==> flow/design.v <==
module n_delay #(
    parameter  int unsigned Latency    = 1,
    parameter  int unsigned Width      = 8,
    localparam int unsigned LatencyMin = Latency == 0 ? 1 : Latency
) (
    input  logic                        clk_i,
    input  logic                        en_i,
    input  logic                        rst_ni,
    input  logic [           Width-1:0] data_i,
    output logic [           Width-1:0] data_o,
    output logic [LatencyMin*Width-1:0] buffer_o
);
  logic [(Latency+1)-1:0][Width-1:0] buffer_temp;
  assign buffer_temp[0] = data_i;
  assign data_o = buffer_temp[(Latency+1)-1];
  for (genvar n = 0; n < Latency; n++) begin : gen_buffer
    always_ff @(posedge clk_i)
      if (!rst_ni) buffer_temp[n+1] <= '0;
      else if (en_i) buffer_temp[n+1] <= buffer_temp[n];
  end
  if (Latency == 0) assign buffer_o = data_i;
  else if (Latency == 1) assign buffer_o = buffer_temp[0];
  else assign buffer_o = buffer_temp[Latency-1:0];
endmodule
(* use_dsp = "yes" *)
module integer_multiplier #(
    parameter  int unsigned WidthX  = 4,
    parameter  int unsigned WidthK  = 8,
    parameter  int unsigned Latency = 1,
    localparam int unsigned WidthY  = WidthX + WidthK
) (
    input  logic                     clk_i,
    input  logic                     rst_ni,
    input  logic                     en_i,
    input  logic signed [WidthX-1:0] x_i,
    input  logic signed [WidthK-1:0] k_i,
    output logic signed [WidthY-1:0] y_o
);
  logic signed [WidthY-1:0] temp_mul;
  always_ff @(posedge clk_i)
    if (!rst_ni) temp_mul <= '0;
    else if (en_i) temp_mul <= $signed(x_i) * $signed(k_i);
  n_delay #(
      .Latency(Latency - 1),
      .Width  (WidthY)
  ) i_mac_delay (
      .clk_i   (clk_i),
      .en_i    (en_i),
      .rst_ni  (rst_ni),
      .data_i  (temp_mul),
      .data_o  (y_o),
      .buffer_o()
  );
endmodule
(* use_dsp = "yes" *)
module minifloat_multiplier #(
    parameter  int unsigned ExpWidthX   = 4,
    parameter  int unsigned ExpWidthK   = 4,
    parameter  int unsigned ManWidthX   = 3,
    parameter  int unsigned ManWidthK   = 3,
    parameter  int unsigned Latency     = 1,
    localparam int unsigned WidthX      = 1 + ExpWidthX + ManWidthX,
    localparam int unsigned WidthK      = 1 + ExpWidthK + ManWidthK,
    localparam int unsigned ManWidthMax = ((ManWidthX > ManWidthK) ? ManWidthX : ManWidthK),
    localparam int unsigned ExpWidthMax = ((ExpWidthX > ExpWidthK) ? ExpWidthX : ExpWidthK),
    localparam int unsigned WidthY      = 2 * (ManWidthMax + (2 ** ExpWidthMax))
) (
    input  logic                     clk_i,
    input  logic                     rst_ni,
    input  logic                     en_i,
    input  logic        [WidthX-1:0] x_i,
    input  logic        [WidthK-1:0] k_i,
    output logic signed [WidthY-1:0] y_o
);
  logic sign_x, sign_k;
  logic [ExpWidthX-1:0] exp_x;
  logic [ExpWidthK-1:0] exp_k;
  logic [ManWidthX-1:0] man_x;
  logic [ManWidthK-1:0] man_k;
  logic norm_x, norm_k;
  logic [(ManWidthX+1)-1:0] ext_man_x;   
  logic [(ManWidthK+1)-1:0] ext_man_k;   
  logic signed [(ManWidthX-1)+2:0] signed_man_x;   
  logic signed [(ManWidthK-1)+2:0] signed_man_k;   
  logic signed [WidthY-1:0] fixed_product;
  always_comb begin
    {sign_x, exp_x, man_x} = x_i;
    {sign_k, exp_k, man_k} = k_i;
    {norm_x, norm_k} = {|exp_x, |exp_k};
    ext_man_x = {norm_x, man_x};   
    ext_man_k = {norm_k, man_k};   
    signed_man_x = sign_x ? -ext_man_x : ext_man_x;   
    signed_man_k = sign_k ? -ext_man_k : ext_man_k;   
    fixed_product = ($signed(signed_man_x) * $signed(signed_man_k)) <<
        ($unsigned({1'b0, exp_x} + {1'b0, exp_k}) - $unsigned(norm_x) - $unsigned(norm_k));
  end
  logic signed [WidthY-1:0] temp_mul;
  always_ff @(posedge clk_i) begin
    if (!rst_ni) temp_mul <= '0;
    else if (en_i) temp_mul <= fixed_product;
  end
  n_delay #(
      .Latency(Latency - 1),
      .Width  (WidthY)
  ) i_mac_delay (
      .clk_i   (clk_i),
      .en_i    (en_i),
      .rst_ni  (rst_ni),
      .data_i  (temp_mul),
      .data_o  (y_o),
      .buffer_o()
  );
endmodule
module acc #(
    parameter int unsigned WidthX  = 4,
    parameter int unsigned WidthY  = 16,
    parameter int unsigned Latency = 1
) (
    input  logic                     clk_i,
    input  logic                     rst_ni,
    input  logic                     en_i,
    input  logic                     x_valid_i,
    input  logic                     first_i,
    input  logic signed [WidthX-1:0] x_i,
    output logic signed [WidthY-1:0] y_o
);
  logic signed [WidthY-1:0] temp_acc;
  always_ff @(posedge clk_i)
    if (!rst_ni) temp_acc <= '0;
    else if (en_i && x_valid_i) begin
      temp_acc <= WidthY'($signed(x_i)) + $signed(first_i ? WidthY'(0) : temp_acc);
    end
  n_delay #(
      .Latency(Latency - 1),
      .Width  (WidthY)
  ) i_mac_delay (
      .clk_i   (clk_i),
      .en_i    (en_i),
      .rst_ni  (rst_ni),
      .data_i  (temp_acc),
      .data_o  (y_o),
      .buffer_o()
  );
endmodule
module tri_buffer #(
    parameter int unsigned Width = 8,
    parameter int unsigned Size  = 4
) (
    input  logic                       clk_i,
    input  logic                       rst_ni,
    input  logic                       en_i,
    input  logic [Size-1:0][Width-1:0] x_i,
    output logic [Size-1:0][Width-1:0] y_o
);
  logic signed [Size-1:0][Size-1:0][Width-1:0] buffer;  
  assign buffer[0] = x_i;   
  for (genvar row = 1; row < Size; row++) begin : gen_row   
    for (genvar col = row; col < Size; col++) begin : gen_col   
      always_ff @(posedge clk_i)
        if (!rst_ni) buffer[row][col] <= 0;
        else if (en_i) buffer[row][col] <= buffer[row-1][col];
    end
  end
  for (genvar col = 0; col < Size; col++) begin : gen_output   
    assign y_o[col] = buffer[col][col];   
  end
endmodule
module axis_sa #(
    parameter int unsigned LatencyMul = 1,
    parameter int unsigned LatencyAcc = 1,
    parameter int unsigned Rows = 4,
    parameter int unsigned Cols = 8,
    parameter int unsigned WidthY = 16,   
    parameter int unsigned MacType = 0,   
    parameter int unsigned WidthX = 4,
    parameter int unsigned WidthK = 8,
    parameter int unsigned ExpWidthX = 4,
    parameter int unsigned ExpWidthK = 4,
    parameter int unsigned ManWidthX = 3,
    parameter int unsigned ManWidthK = 3,
    parameter int unsigned WidthM = WidthX + WidthK,   
    localparam int unsigned FpWidthX = 1 + ExpWidthX + ManWidthX,
    localparam int unsigned FpWidthK = 1 + ExpWidthK + ManWidthK,
    localparam int unsigned ManWidthMax = ((ManWidthX > ManWidthK) ? ManWidthX : ManWidthK),
    localparam int unsigned ExpWidthMax = ((ExpWidthX > ExpWidthK) ? ExpWidthX : ExpWidthK),
    localparam int unsigned FpWidthM = 2 * (ManWidthMax + (2 ** ExpWidthMax)),
    localparam int unsigned DiagLen = (Rows + Cols) - 1,
    localparam int unsigned ActualWidthX = (MacType == 0) ? WidthX : FpWidthX,
    localparam int unsigned ActualWidthK = (MacType == 0) ? WidthK : FpWidthK,
    localparam int unsigned ActualWidthM = (MacType == 0) ? WidthY : FpWidthM
) (
    input  logic                              clk_i,
    input  logic                              rst_ni,
    input  logic                              s_valid_i,
    input  logic                              s_last_i,
    input  logic                              m_ready_i,
    output logic                              s_ready_o,
    output logic                              m_valid_o,
    output logic                              m_last_o,
    input  logic [Rows-1:0][ActualWidthX-1:0] sx_data_i,
    input  logic [Cols-1:0][ActualWidthK-1:0] sk_data_i,
    output logic [Rows-1:0][      WidthY-1:0] m_data_o
);
  logic en_mac, en_shift;
  logic [Rows-1:0][ActualWidthX-1:0] xi_delayed;
  logic [Cols-1:0][ActualWidthK-1:0] ki_delayed, sk_reversed;
  logic [Rows-1:0][Cols-1:0][ActualWidthX-1:0] xi;
  logic [Rows-1:0][Cols-1:0][ActualWidthK-1:0] ki;
  logic [Rows-1:0][Cols-1:0][ActualWidthM-1:0] mo;
  logic [Rows-1:0][Cols-1:0][WidthY-1:0] ao, ro;
  logic [DiagLen-1:0] r_valid, r_last, r_copy, r_clear, conflict, a_valid, m_first;
  logic [LatencyMul+LatencyAcc+DiagLen-1:0] valid, vlast;
  assign en_mac   = !(|conflict);  
  assign en_shift = r_valid[DiagLen-1] && m_ready_i;   
  logic busy, s_fire;
  assign s_ready_o = en_mac && !busy;
  assign s_fire = s_valid_i && s_ready_o;
  always_ff @(posedge clk_i)
    if (!rst_ni) busy <= 1'b0;
    else if (s_fire && s_last_i) busy <= 1'b1;
    else if (m_valid_o && m_ready_i && m_last_o) busy <= 1'b0;
  for (genvar c = 0; c < Cols; c++) assign sk_reversed[c] = sk_data_i[Cols-1-c];
  tri_buffer #(
      .Width(ActualWidthX),
      .Size (Rows)
  ) i_tri_x (
      .clk_i (clk_i),
      .rst_ni(rst_ni),
      .en_i  (en_mac),
      .x_i   (sx_data_i),
      .y_o   (xi_delayed)
  );
  tri_buffer #(
      .Width(ActualWidthK),
      .Size (Cols)
  ) i_tri_k (
      .clk_i (clk_i),
      .rst_ni(rst_ni),
      .en_i  (en_mac),
      .x_i   (sk_reversed),
      .y_o   (ki_delayed)
  );
  n_delay #(
      .Latency(LatencyMul + LatencyAcc + DiagLen),
      .Width  (1)
  ) i_valid (
      .clk_i   (clk_i),
      .en_i    (en_mac),
      .rst_ni  (rst_ni),
      .data_i  (s_valid_i && !busy),
      .data_o  (),
      .buffer_o(valid)
  );
  n_delay #(
      .Latency(LatencyMul + LatencyAcc + DiagLen),
      .Width  (1)
  ) i_vlast (
      .clk_i   (clk_i),
      .en_i    (en_mac),
      .rst_ni  (rst_ni),
      .data_i  (s_valid_i && !busy && s_last_i),
      .data_o  (),
      .buffer_o(vlast)
  );
  for (genvar r = 0; r < Rows; r++) begin
    for (genvar c = 0; c < Cols; c++) begin
      if (c == 0) assign xi[r][c] = xi_delayed[r];
      else   
        always_ff @(posedge clk_i)
          if (!rst_ni) xi[r][c] <= '0;
          else if (en_mac) xi[r][c] <= xi[r][c-1];
      if (r == 0) assign ki[r][c] = ki_delayed[c];
      else   
        always_ff @(posedge clk_i)
          if (!rst_ni) ki[r][c] <= '0;
          else if (en_mac) ki[r][c] <= ki[r-1][c];
    end
  end
  for (genvar r = 0; r < Rows; r++) begin : MR
    for (genvar c = 0; c < Cols; c++) begin : MC
      if (MacType == 0) begin
        logic signed [WidthM-1:0] mul_y;
        assign mo[r][c] = ActualWidthM'(mul_y);
        integer_multiplier #(
            .WidthX (WidthX),
            .WidthK (WidthK),
            .Latency(LatencyMul)
        ) MUL (
            .clk_i (clk_i),
            .rst_ni(rst_ni),
            .en_i  (en_mac),
            .x_i   (xi[r][c]),
            .k_i   (ki[r][c]),
            .y_o   (mul_y)
        );
      end else begin
        minifloat_multiplier #(
            .ExpWidthX(ExpWidthX),
            .ExpWidthK(ExpWidthK),
            .ManWidthX(ManWidthX),
            .ManWidthK(ManWidthK),
            .Latency  (LatencyMul)
        ) MUL (
            .clk_i (clk_i),
            .rst_ni(rst_ni),
            .en_i  (en_mac),
            .x_i   (xi[r][c]),
            .k_i   (ki[r][c]),
            .y_o   (mo[r][c])
        );
      end
    end
  end
  for (genvar d = 0; d < DiagLen; d++) begin
    always_ff @(posedge clk_i)
      if (!rst_ni) m_first[d] <= 1'b1;
      else if (valid[LatencyMul+d]) m_first[d] <= vlast[LatencyMul+d];
  end
  for (genvar r = 0; r < Rows; r++) begin : AR
    for (genvar c = 0; c < Cols; c++) begin : AC
      localparam d = (r + c);
      acc #(
          .WidthX (ActualWidthM),
          .WidthY (WidthY),
          .Latency(LatencyAcc)
      ) ACC (
          .clk_i    (clk_i),
          .rst_ni   (rst_ni),
          .en_i     (en_mac),
          .x_valid_i(valid[LatencyMul+d]),
          .first_i  (m_first[d]),
          .x_i      (mo[r][c]),
          .y_o      (ao[r][c])
      );
    end
  end
  for (genvar d = 0; d < DiagLen; d++) begin
    if (d == 0) assign r_last[0] = r_valid[0];
    else
      always_ff @(posedge clk_i)
        if (!rst_ni) r_last[d] <= 0;
        else if (en_shift)
          if ((d >= (Cols - 1)) && m_last_o)
            r_last[d] <= 0;   
          else r_last[d] <= r_last[d-1];   
    always_ff @(posedge clk_i)
      if (!rst_ni) a_valid[d] <= 0;
      else if (en_mac) a_valid[d] <= vlast[LatencyMul+LatencyAcc+d-1];
    assign conflict [d] = a_valid[d]  &&  r_valid[d];  
    assign r_copy   [d] = a_valid[d]  && !r_valid[d];  
    assign r_clear[d] = en_shift && r_last[d];   
    always_ff @(posedge clk_i)
      if (!rst_ni) r_valid[d] <= 0;
      else if ((d >= (Cols - 1)) && en_shift && m_last_o)
        r_valid[d] <= 0;   
      else if (r_copy[d]) r_valid[d] <= 1;
      else if (r_clear[d]) r_valid[d] <= 0;
  end
  for (genvar r = 0; r < Rows; r++) begin
    for (genvar c = 0; c < Cols; c++) begin
      if (c == 0) begin
        always_ff @(posedge clk_i)
          if (!rst_ni) ro[r][0] <= '0;
          else if (r_copy[(r + 0)]) ro[r][0] <= ao[r][0];
      end else begin
        always_ff @(posedge clk_i)
          if (!rst_ni) ro[r][c] <= '0;
          else if (r_copy[(r + c)]) ro[r][c] <= ao[r][c];
          else if (en_shift) ro[r][c] <= ro[r][c-1];
      end
    end
  end
  assign m_valid_o = r_valid[DiagLen-1];
  assign m_last_o  = r_last[Cols-1];
  for (genvar r = 0; r < Rows; r++) assign m_data_o[r] = ro[r][Cols-1];
endmodule
module sa_top (
    input  logic          clk_i,
    input  logic          rst_ni,
    input  logic          s_valid_i,
    input  logic          s_last_i,
    input  logic          m_ready_i,
    output logic          s_ready_o,
    output logic          m_valid_o,
    output logic          m_last_o,
    input  logic [ 15:0]  sx_data_i,
    input  logic [ 63:0]  sk_data_i,
    output logic [ 63:0]  m_data_o
);
  axis_sa #(
      .LatencyMul(1),
      .LatencyAcc(1),
      .Rows      (4),
      .Cols      (8),
      .WidthY    (16),
      .MacType   (0),
      .WidthX    (4),
      .WidthK    (8)
  ) i_sa (
      .clk_i    (clk_i),
      .rst_ni   (rst_ni),
      .s_valid_i(s_valid_i),
      .s_last_i (s_last_i),
      .m_ready_i(m_ready_i),
      .s_ready_o(s_ready_o),
      .m_valid_o(m_valid_o),
      .m_last_o (m_last_o),
      .sx_data_i(sx_data_i),
      .sk_data_i(sk_data_i),
      .m_data_o (m_data_o)
  );
endmodule
Ticket comment

-- From RTL to reports: sa_top
Tool output for the design above before and after an edit, in the order of the flow.
Lines under "original" count in the file above, lines under "edited" in the edited file.
"change" is "edited" less "original", of the values as shown; "relative change" is that difference over "original", in percent.
Library cell names are shortened.
A cell with -- has no value.
- design top: sa_top
- clock input: clk_i
- cell library: sky130hd
- timing corner: tt_025C_1v80

-- Diff
Unified diff, file above to edited file.
The edit is scripted: it alters the design's behaviour and was not made to optimise anything.
begin of diff
@@ -384,8 +384,10 @@
     output logic          m_valid_o,
     output logic          m_last_o,
-    input  logic [ 15:0]  sx_data_i,
+    input  logic [ 15:0]  sx_data_i_in,
     input  logic [ 63:0]  sk_data_i,
     output logic [ 63:0]  m_data_o
 );
+  reg [ 15:0] sx_data_i;
+  always @(posedge clk_i) sx_data_i <= sx_data_i_in;
   axis_sa #(
       .LatencyMul(1),
end of diff

-- Elaborated design
Counts by Yosys on the flattened word-level netlist (proc, flatten, opt, wreduce; memories kept). Register bits leave out memories and registers merged into their read ports (data or address). Print and check cells are left out. Cells with the same type and inputs are merged into one.
- word-level totals (what ; original ; edited ; change ; relative change (%)):
    register bits ; 2013 ; 2029 ; +16 ; +0.79
    word-level cells ; 489 ; 490 ; +1 ; +0.20
    bits of input ports ; 85 ; 85 ; 0 ; 0.00
    output and inout bits ; 67 ; 67 ; 0 ; 0.00
- cells by class (what ; original ; edited ; change ; relative change (%)):
    $mul ; 32 ; 32 ; 0 ; 0.00
    bitwise logic cells ; 1 ; 1 ; 0 ; 0.00
    multiplexer cells ; 109 ; 109 ; 0 ; 0.00
    add/subtract/negate cells ; 32 ; 32 ; 0 ; 0.00
    reductions and logical operators ; 80 ; 80 ; 0 ; 0.00
- operators by type and width (operator ; original ; edited ; change ; relative change (%)):
    16-bit 2-to-1 mux ; 88 ; 88 ; 0 ; 0.00
    1-bit logical AND ; 47 ; 47 ; 0 ; 0.00
    12-bit by 16-bit adder with 16-bit output ; 32 ; 32 ; 0 ; 0.00
    4-bit by 8-bit multiplier with 12-bit output ; 32 ; 32 ; 0 ; 0.00
    1-bit 2-to-1 mux ; 21 ; 21 ; 0 ; 0.00
    2-bit nonzero test ; 18 ; 18 ; 0 ; 0.00
    1-bit zero test ; 13 ; 13 ; 0 ; 0.00
    1-bit NOT ; 1 ; 1 ; 0 ; 0.00
    11-bit OR reduction ; 1 ; 1 ; 0 ; 0.00
    2-bit OR reduction ; 1 ; 1 ; 0 ; 0.00

-- Longest topological paths
Depth = most cells in a row (Yosys ltp): at word level without a register or memory, in the mapped netlist without a sequential cell, where the memories' decode and read muxes count.
- logic depth (what ; original ; edited ; change ; relative change (%)):
    depth in word-level cells ; 7 ; 7 ; 0 ; 0.00
    ABC_AREA ; 0 ; 0 ; -- ; --
    depth in mapped cells ; 18 ; 19 ; +1 ; +5.56

-- Mapped cells and area
Source: synth_stat.txt of the flow (Yosys; design flattened, memories mapped). It holds for the ABC_AREA given above (unset counts as 0); a run with the other value may have another netlist.
- cells by type (type ; original ; edited ; change ; relative change (%)):
    nand2_1 ; 3719 ; 3833 ; +114 ; +3.07
    o21ai_0 ; 204 ; 316 ; +112 ; +54.90
    o21ai_1 ; 101 ; 8 ; -93 ; -92.08
    buf_2 ; 232 ; 160 ; -72 ; -31.03
    nor3_1 ; 189 ; 125 ; -64 ; -33.86
    clkbuf_1 ; 652 ; 707 ; +55 ; +8.44
    a211oi_1 ; 136 ; 183 ; +47 ; +34.56
    nand3_1 ; 209 ; 173 ; -36 ; -17.22
    xnor2_1 ; 515 ; 550 ; +35 ; +6.80
    or3_1 ; 146 ; 112 ; -34 ; -23.29
    nor2b_1 ; 687 ; 654 ; -33 ; -4.80
    o211ai_1 ; 58 ; 25 ; -33 ; -56.90
    nor4_1 ; 49 ; 16 ; -33 ; -67.35
    o41ai_1 ; 1 ; 30 ; +29 ; +2900.00
    xor2_1 ; 110 ; 138 ; +28 ; +25.45
    o31ai_1 ; 62 ; 35 ; -27 ; -43.55
    a21boi_0 ; 9 ; 33 ; +24 ; +266.67
    a21boi_1 ; 23 ; 1 ; -22 ; -95.65
The list need not be complete.
- mapped netlist (what ; original ; edited ; change ; relative change (%)):
    chip area (Yosys) (um^2) ; 131088.2 ; 129571.8 ; -1516.4 ; -1.16
    standard cells after synthesis ; 16260 ; 16105 ; -155 ; -0.95
    sequential part of the area (um^2) ; 40298.6 ; 40619.0 ; +320.4 ; +0.80
    flip-flops ; 2013 ; 2029 ; +16 ; +0.79
The figures by module come from a second, unflattened synthesis with its own total; it is not the netlist above.
- second synthesis, totals (what ; original ; edited ; change ; relative change (%)):
    cell total of the unflattened synthesis ; 17390 ; 17406 ; +16 ; +0.09
    area (unflattened synthesis) (um^2) ; 154244.2 ; 154564.5 ; +320.3 ; +0.21
Rows give one instance, submodules left out.
- modules, original (module ; area (um^2) ; instances ; cells ; seq. area (um^2)):
    integer_multiplier ; 1566.5 ; 32 ; 158 ; 240.2
    acc ; 1381.3 ; 32 ; 172 ; 320.3
    axis_sa ; 35399.0 ; 1 ; 4073 ; 17156.5
    tri_buffer ; 8983.6 ; 1 ; 786 ; 4484.3
    n_delay ; 240.2 ; 32 ; 32 ; 0.0
    n_delay ; 180.2 ; 32 ; 24 ; 0.0
    tri_buffer ; 1049.8 ; 1 ; 93 ; 480.5
    n_delay ; 514.2 ; 2 ; 43 ; 260.2
    sa_top ; 0.0 ; 1 ; 0 ; 0.0
- modules, edited (module ; area (um^2) ; instances ; cells ; seq. area (um^2)):
    integer_multiplier ; 1566.5 ; 32 ; 158 ; 240.2
    acc ; 1381.3 ; 32 ; 172 ; 320.3
    axis_sa ; 35399.0 ; 1 ; 4073 ; 17156.5
    tri_buffer ; 8983.6 ; 1 ; 786 ; 4484.3
    n_delay ; 240.2 ; 32 ; 32 ; 0.0
    n_delay ; 180.2 ; 32 ; 24 ; 0.0
    tri_buffer ; 1049.8 ; 1 ; 93 ; 480.5
    n_delay ; 514.2 ; 2 ; 43 ; 260.2
    sa_top ; 320.3 ; 1 ; 16 ; 320.3

-- Timing after synthesis
OpenSTA on the mapped netlist: ideal clock, no wires. The path of least setup slack (recovery checks aside). Input and output delay are each 20% of the period. Register names are those of the netlist, which keeps one name where synthesis merged equal registers.
- path post-synthesis (what ; original ; edited ; change ; relative change (%)):
    path type ; input to register ; input to register ; -- ; --
    start ; input sk_data_i[56] ; input sk_data_i[56] ; -- ; --
    end ; register i_sa.MR[0].MC[0].genblk1.MUL.temp_mul[11] ; register i_sa.MR[0].MC[0].genblk1.MUL.temp_mul[11] ; -- ; --
    path delay (ps) ; 3452 ; 3455 ; +3 ; +0.09
    setup slack (ps) ; -91 ; -95 ; -4 ; --
    clock period (ps) ; 4200 ; 4200 ; 0 ; 0.00
    arrival time (ps) ; 4206 ; 4209 ; +3 ; +0.07
    library setup time (ps) ; 86 ; 86 ; 0 ; --
    stages ; 15 ; 15 ; 0 ; 0.00
    synthesis period reached (ps) ; 4291 ; 4295 ; +4 ; +0.09
"path delay" = arrival - input delay + setup time.
"stages" counts driving pins, that of a launching flip-flop among them; a cell with two outputs on the path counts twice.
"synthesis period reached" = period - worst setup slack (recovery checks aside). The figure is calculated, with input and output delays left at 20% of the set period.
Between the ends stands the longest chain of elaborated cells between them, by number of cells; it is not shown to be the way that was timed. Of several equally long chains one is given.
A line is the first line of the expression or statement that the cell stems from. Yosys adds cells for indexed reads and writes and turns some case tables into memories.
Between the ends, post-synthesis, original:
- path through: nand2b_1 > fa_1 > fa_1 > inv_1 > fa_1 > ha_1 > fa_1 > a21o_1 > a21oi_1 > o21bai_1 > a21oi_1 > o21bai_1 > a21oi_1 > xnor2_1 > a211oi_1
- noted cells in the longest elaborated chain: 1
- ends and longest elaborated chain, post-synthesis, original (what ; line ; text):
    from (decl) ; 387 ; input  logic [ 63:0]  sk_data_i,
    4-bit by 8-bit multiplier with 12-bit output ; 42 ; else if (en_i) temp_mul <= $signed(x_i) * $signed(k_i);
    to (assign) ; 41 ; if (!rst_ni) temp_mul <= '0;
    to (assign) ; 42 ;
    to (decl) ; 39 ; logic signed [WidthY-1:0] temp_mul;
Between the ends, post-synthesis, edited:
- path through: nand2b_1 > fa_1 > fa_1 > inv_1 > fa_1 > ha_1 > fa_1 > a21o_1 > a21oi_1 > o21bai_1 > a21oi_1 > o21bai_1 > a21oi_1 > xnor2_1 > a211oi_1
- noted cells in the longest elaborated chain: 1
- ends and longest elaborated chain, post-synthesis, edited (what ; line ; text):
    from (decl) ; 387 ; input  logic [ 63:0]  sk_data_i,
    4-bit by 8-bit multiplier with 12-bit output ; 42 ; else if (en_i) temp_mul <= $signed(x_i) * $signed(k_i);
    to (assign) ; 41 ; if (!rst_ni) temp_mul <= '0;
    to (assign) ; 42 ;
    to (decl) ; 39 ; logic signed [WidthY-1:0] temp_mul;

-- Worst path after layout
From the final timing report of the runs of set A: the path of least setup slack in the routed layout; clock arrival at registers is part of the times.
The report prints the path's times to 10 ps; the period is as set.
- path after layout (what ; original ; edited ; change ; relative change (%)):
    path type ; register to register ; register to register ; -- ; --
    start ; register i_sa.ki ; register i_sa.ki ; -- ; --
    end ; register i_sa.MR[1].MC[0].genblk1.MUL.temp_mul[11] ; register i_sa.MR[1].MC[4].genblk1.MUL.temp_mul[11] ; -- ; --
    setup slack (ps) ; 170 ; 150 ; -20 ; --
    library setup time (ps) ; 80 ; 80 ; 0 ; --
    clock period (ps) ; 4060 ; 4060 ; 0 ; 0.00
    stages ; 16 ; 16 ; 0 ; 0.00
    arrival time (ps) ; 4720 ; 4720 ; 0 ; 0.00
An end named without its bit number is one bit of that signal or, where synthesis recoded a state register, one of its new flip-flops.
Between the ends stands the longest chain of elaborated cells between them, by number of cells; it is not shown to be the way that was timed. Of several equally long chains one is given.
Between the ends, after layout, original:
- path through: dfxtp_1 > nand2_1 > fa_1 > fa_1 > inv_1 > fa_1 > ha_1 > fa_2 > a21o_1 > a21oi_2 > o21bai_1 > a21oi_2 > o21bai_1 > a21oi_1 > xnor2_1 > a211oi_1
- noted cells in the longest elaborated chain: 1
- ends and longest elaborated chain, after layout, original (what ; line ; text):
    from (decl) ; 208 ; logic [Rows-1:0][Cols-1:0][ActualWidthK-1:0] ki;
    from (assign) ; 275 ; if (!rst_ni) ki[r][c] <= '0;
    from (assign) ; 276 ; else if (en_mac) ki[r][c] <= ki[r-1][c];
    4-bit by 8-bit multiplier with 12-bit output ; 42 ; else if (en_i) temp_mul <= $signed(x_i) * $signed(k_i);
    to (assign) ; 41 ; if (!rst_ni) temp_mul <= '0;
    to (assign) ; 42 ;
    to (decl) ; 39 ; logic signed [WidthY-1:0] temp_mul;
Between the ends, after layout, edited:
- path through: dfxtp_1 > nand2b_1 > fa_1 > fa_1 > inv_1 > fa_1 > ha_1 > fa_1 > a21o_1 > a21oi_2 > o21bai_1 > a21oi_2 > o21bai_1 > a21oi_1 > xnor2_1 > a211oi_1
- noted cells in the longest elaborated chain: 1
- ends and longest elaborated chain, after layout, edited (what ; line ; text):
    from (decl) ; 208 ; logic [Rows-1:0][Cols-1:0][ActualWidthK-1:0] ki;
    from (assign) ; 275 ; if (!rst_ni) ki[r][c] <= '0;
    from (assign) ; 276 ; else if (en_mac) ki[r][c] <= ki[r-1][c];
    4-bit by 8-bit multiplier with 12-bit output ; 42 ; else if (en_i) temp_mul <= $signed(x_i) * $signed(k_i);
    to (assign) ; 41 ; if (!rst_ni) temp_mul <= '0;
    to (assign) ; 42 ;
    to (decl) ; 39 ; logic signed [WidthY-1:0] temp_mul;

-- Flow runs
Runs of the flow (Yosys, OpenROAD) on both versions; the two runs of a pair have the same settings. The constraints put input and output delay at 20% of the set period each and load the outputs with 0.01 pF.
Flow settings, set A:
- noted CORE_UTILIZATION: 40
- PLACE_DENSITY at 0.6
- noted period_ns: 4.06
- noted CAP_MARGIN: 20
- noted CORE_MARGIN: 2
- SLEW_MARGIN: 20
- final reports, set A (what ; original ; edited ; change ; relative change (%)):
    smallest setup slack (ps) ; 169 ; 151 ; -18 ; --
    smallest hold slack (ps) ; 295 ; 337 ; +42 ; --
    period reached (ps) ; 3891 ; 3909 ; +18 ; +0.46
    overall power (mW) ; 45.673 ; 45.364 ; -0.309 ; -0.68
    area inside the die boundary (um^2) ; 332318.0 ; 328495.0 ; -3823.0 ; -1.15
    area of the standard cells in the finished layout (um^2) ; 147037.0 ; 145463.0 ; -1574.0 ; -1.07
    setup TNS (ps) ; 0 ; 0 ; 0 ; --
    netlist area reported by Yosys (um^2) ; 131088.2 ; 129571.8 ; -1516.4 ; -1.16
    post-layout utilization (%) ; 45.0 ; 45.2 ; +0.2 ; --
Flow settings, set B:
- ABC_AREA at 1
- noted CORE_UTILIZATION: 52
- GPL_ROUTABILITY_DRIVEN: 1
- PLACE_DENSITY_LB_ADDON at 0.28
- SETUP_SLACK_MARGIN at 0.64
- TNS_END_PERCENT: 100
- noted period_ns: 5.2
- noted CAP_MARGIN: 20
- noted CORE_MARGIN: 2
- SLEW_MARGIN: 20
- final reports, set B (what ; original ; edited ; change ; relative change (%)):
    smallest setup slack (ps) ; 852 ; 877 ; +25 ; --
    smallest hold slack (ps) ; 446 ; 441 ; -5 ; --
    period reached (ps) ; 4348 ; 4323 ; -25 ; -0.57
    overall power (mW) ; 35.028 ; 35.643 ; +0.615 ; +1.76
    area inside the die boundary (um^2) ; 265550.0 ; 273566.0 ; +8016.0 ; +3.02
    area of the standard cells in the finished layout (um^2) ; 146948.0 ; 151628.0 ; +4680.0 ; +3.18
    setup TNS (ps) ; 0 ; 0 ; 0 ; --
    netlist area reported by Yosys (um^2) ; 135951.6 ; 140086.9 ; +4135.3 ; +3.04
    post-layout utilization (%) ; 56.6 ; 56.6 ; 0.0 ; --
"period reached": clock period set for the run, less the worst setup slack. It is reckoned from that one timing run; input and output delays stay at 20% of the period that was set.
By "overall power" is meant OpenSTA's value without simulated activity: inputs other than the clock are taken to toggle once in ten clock periods, and the tool carries that through the logic.
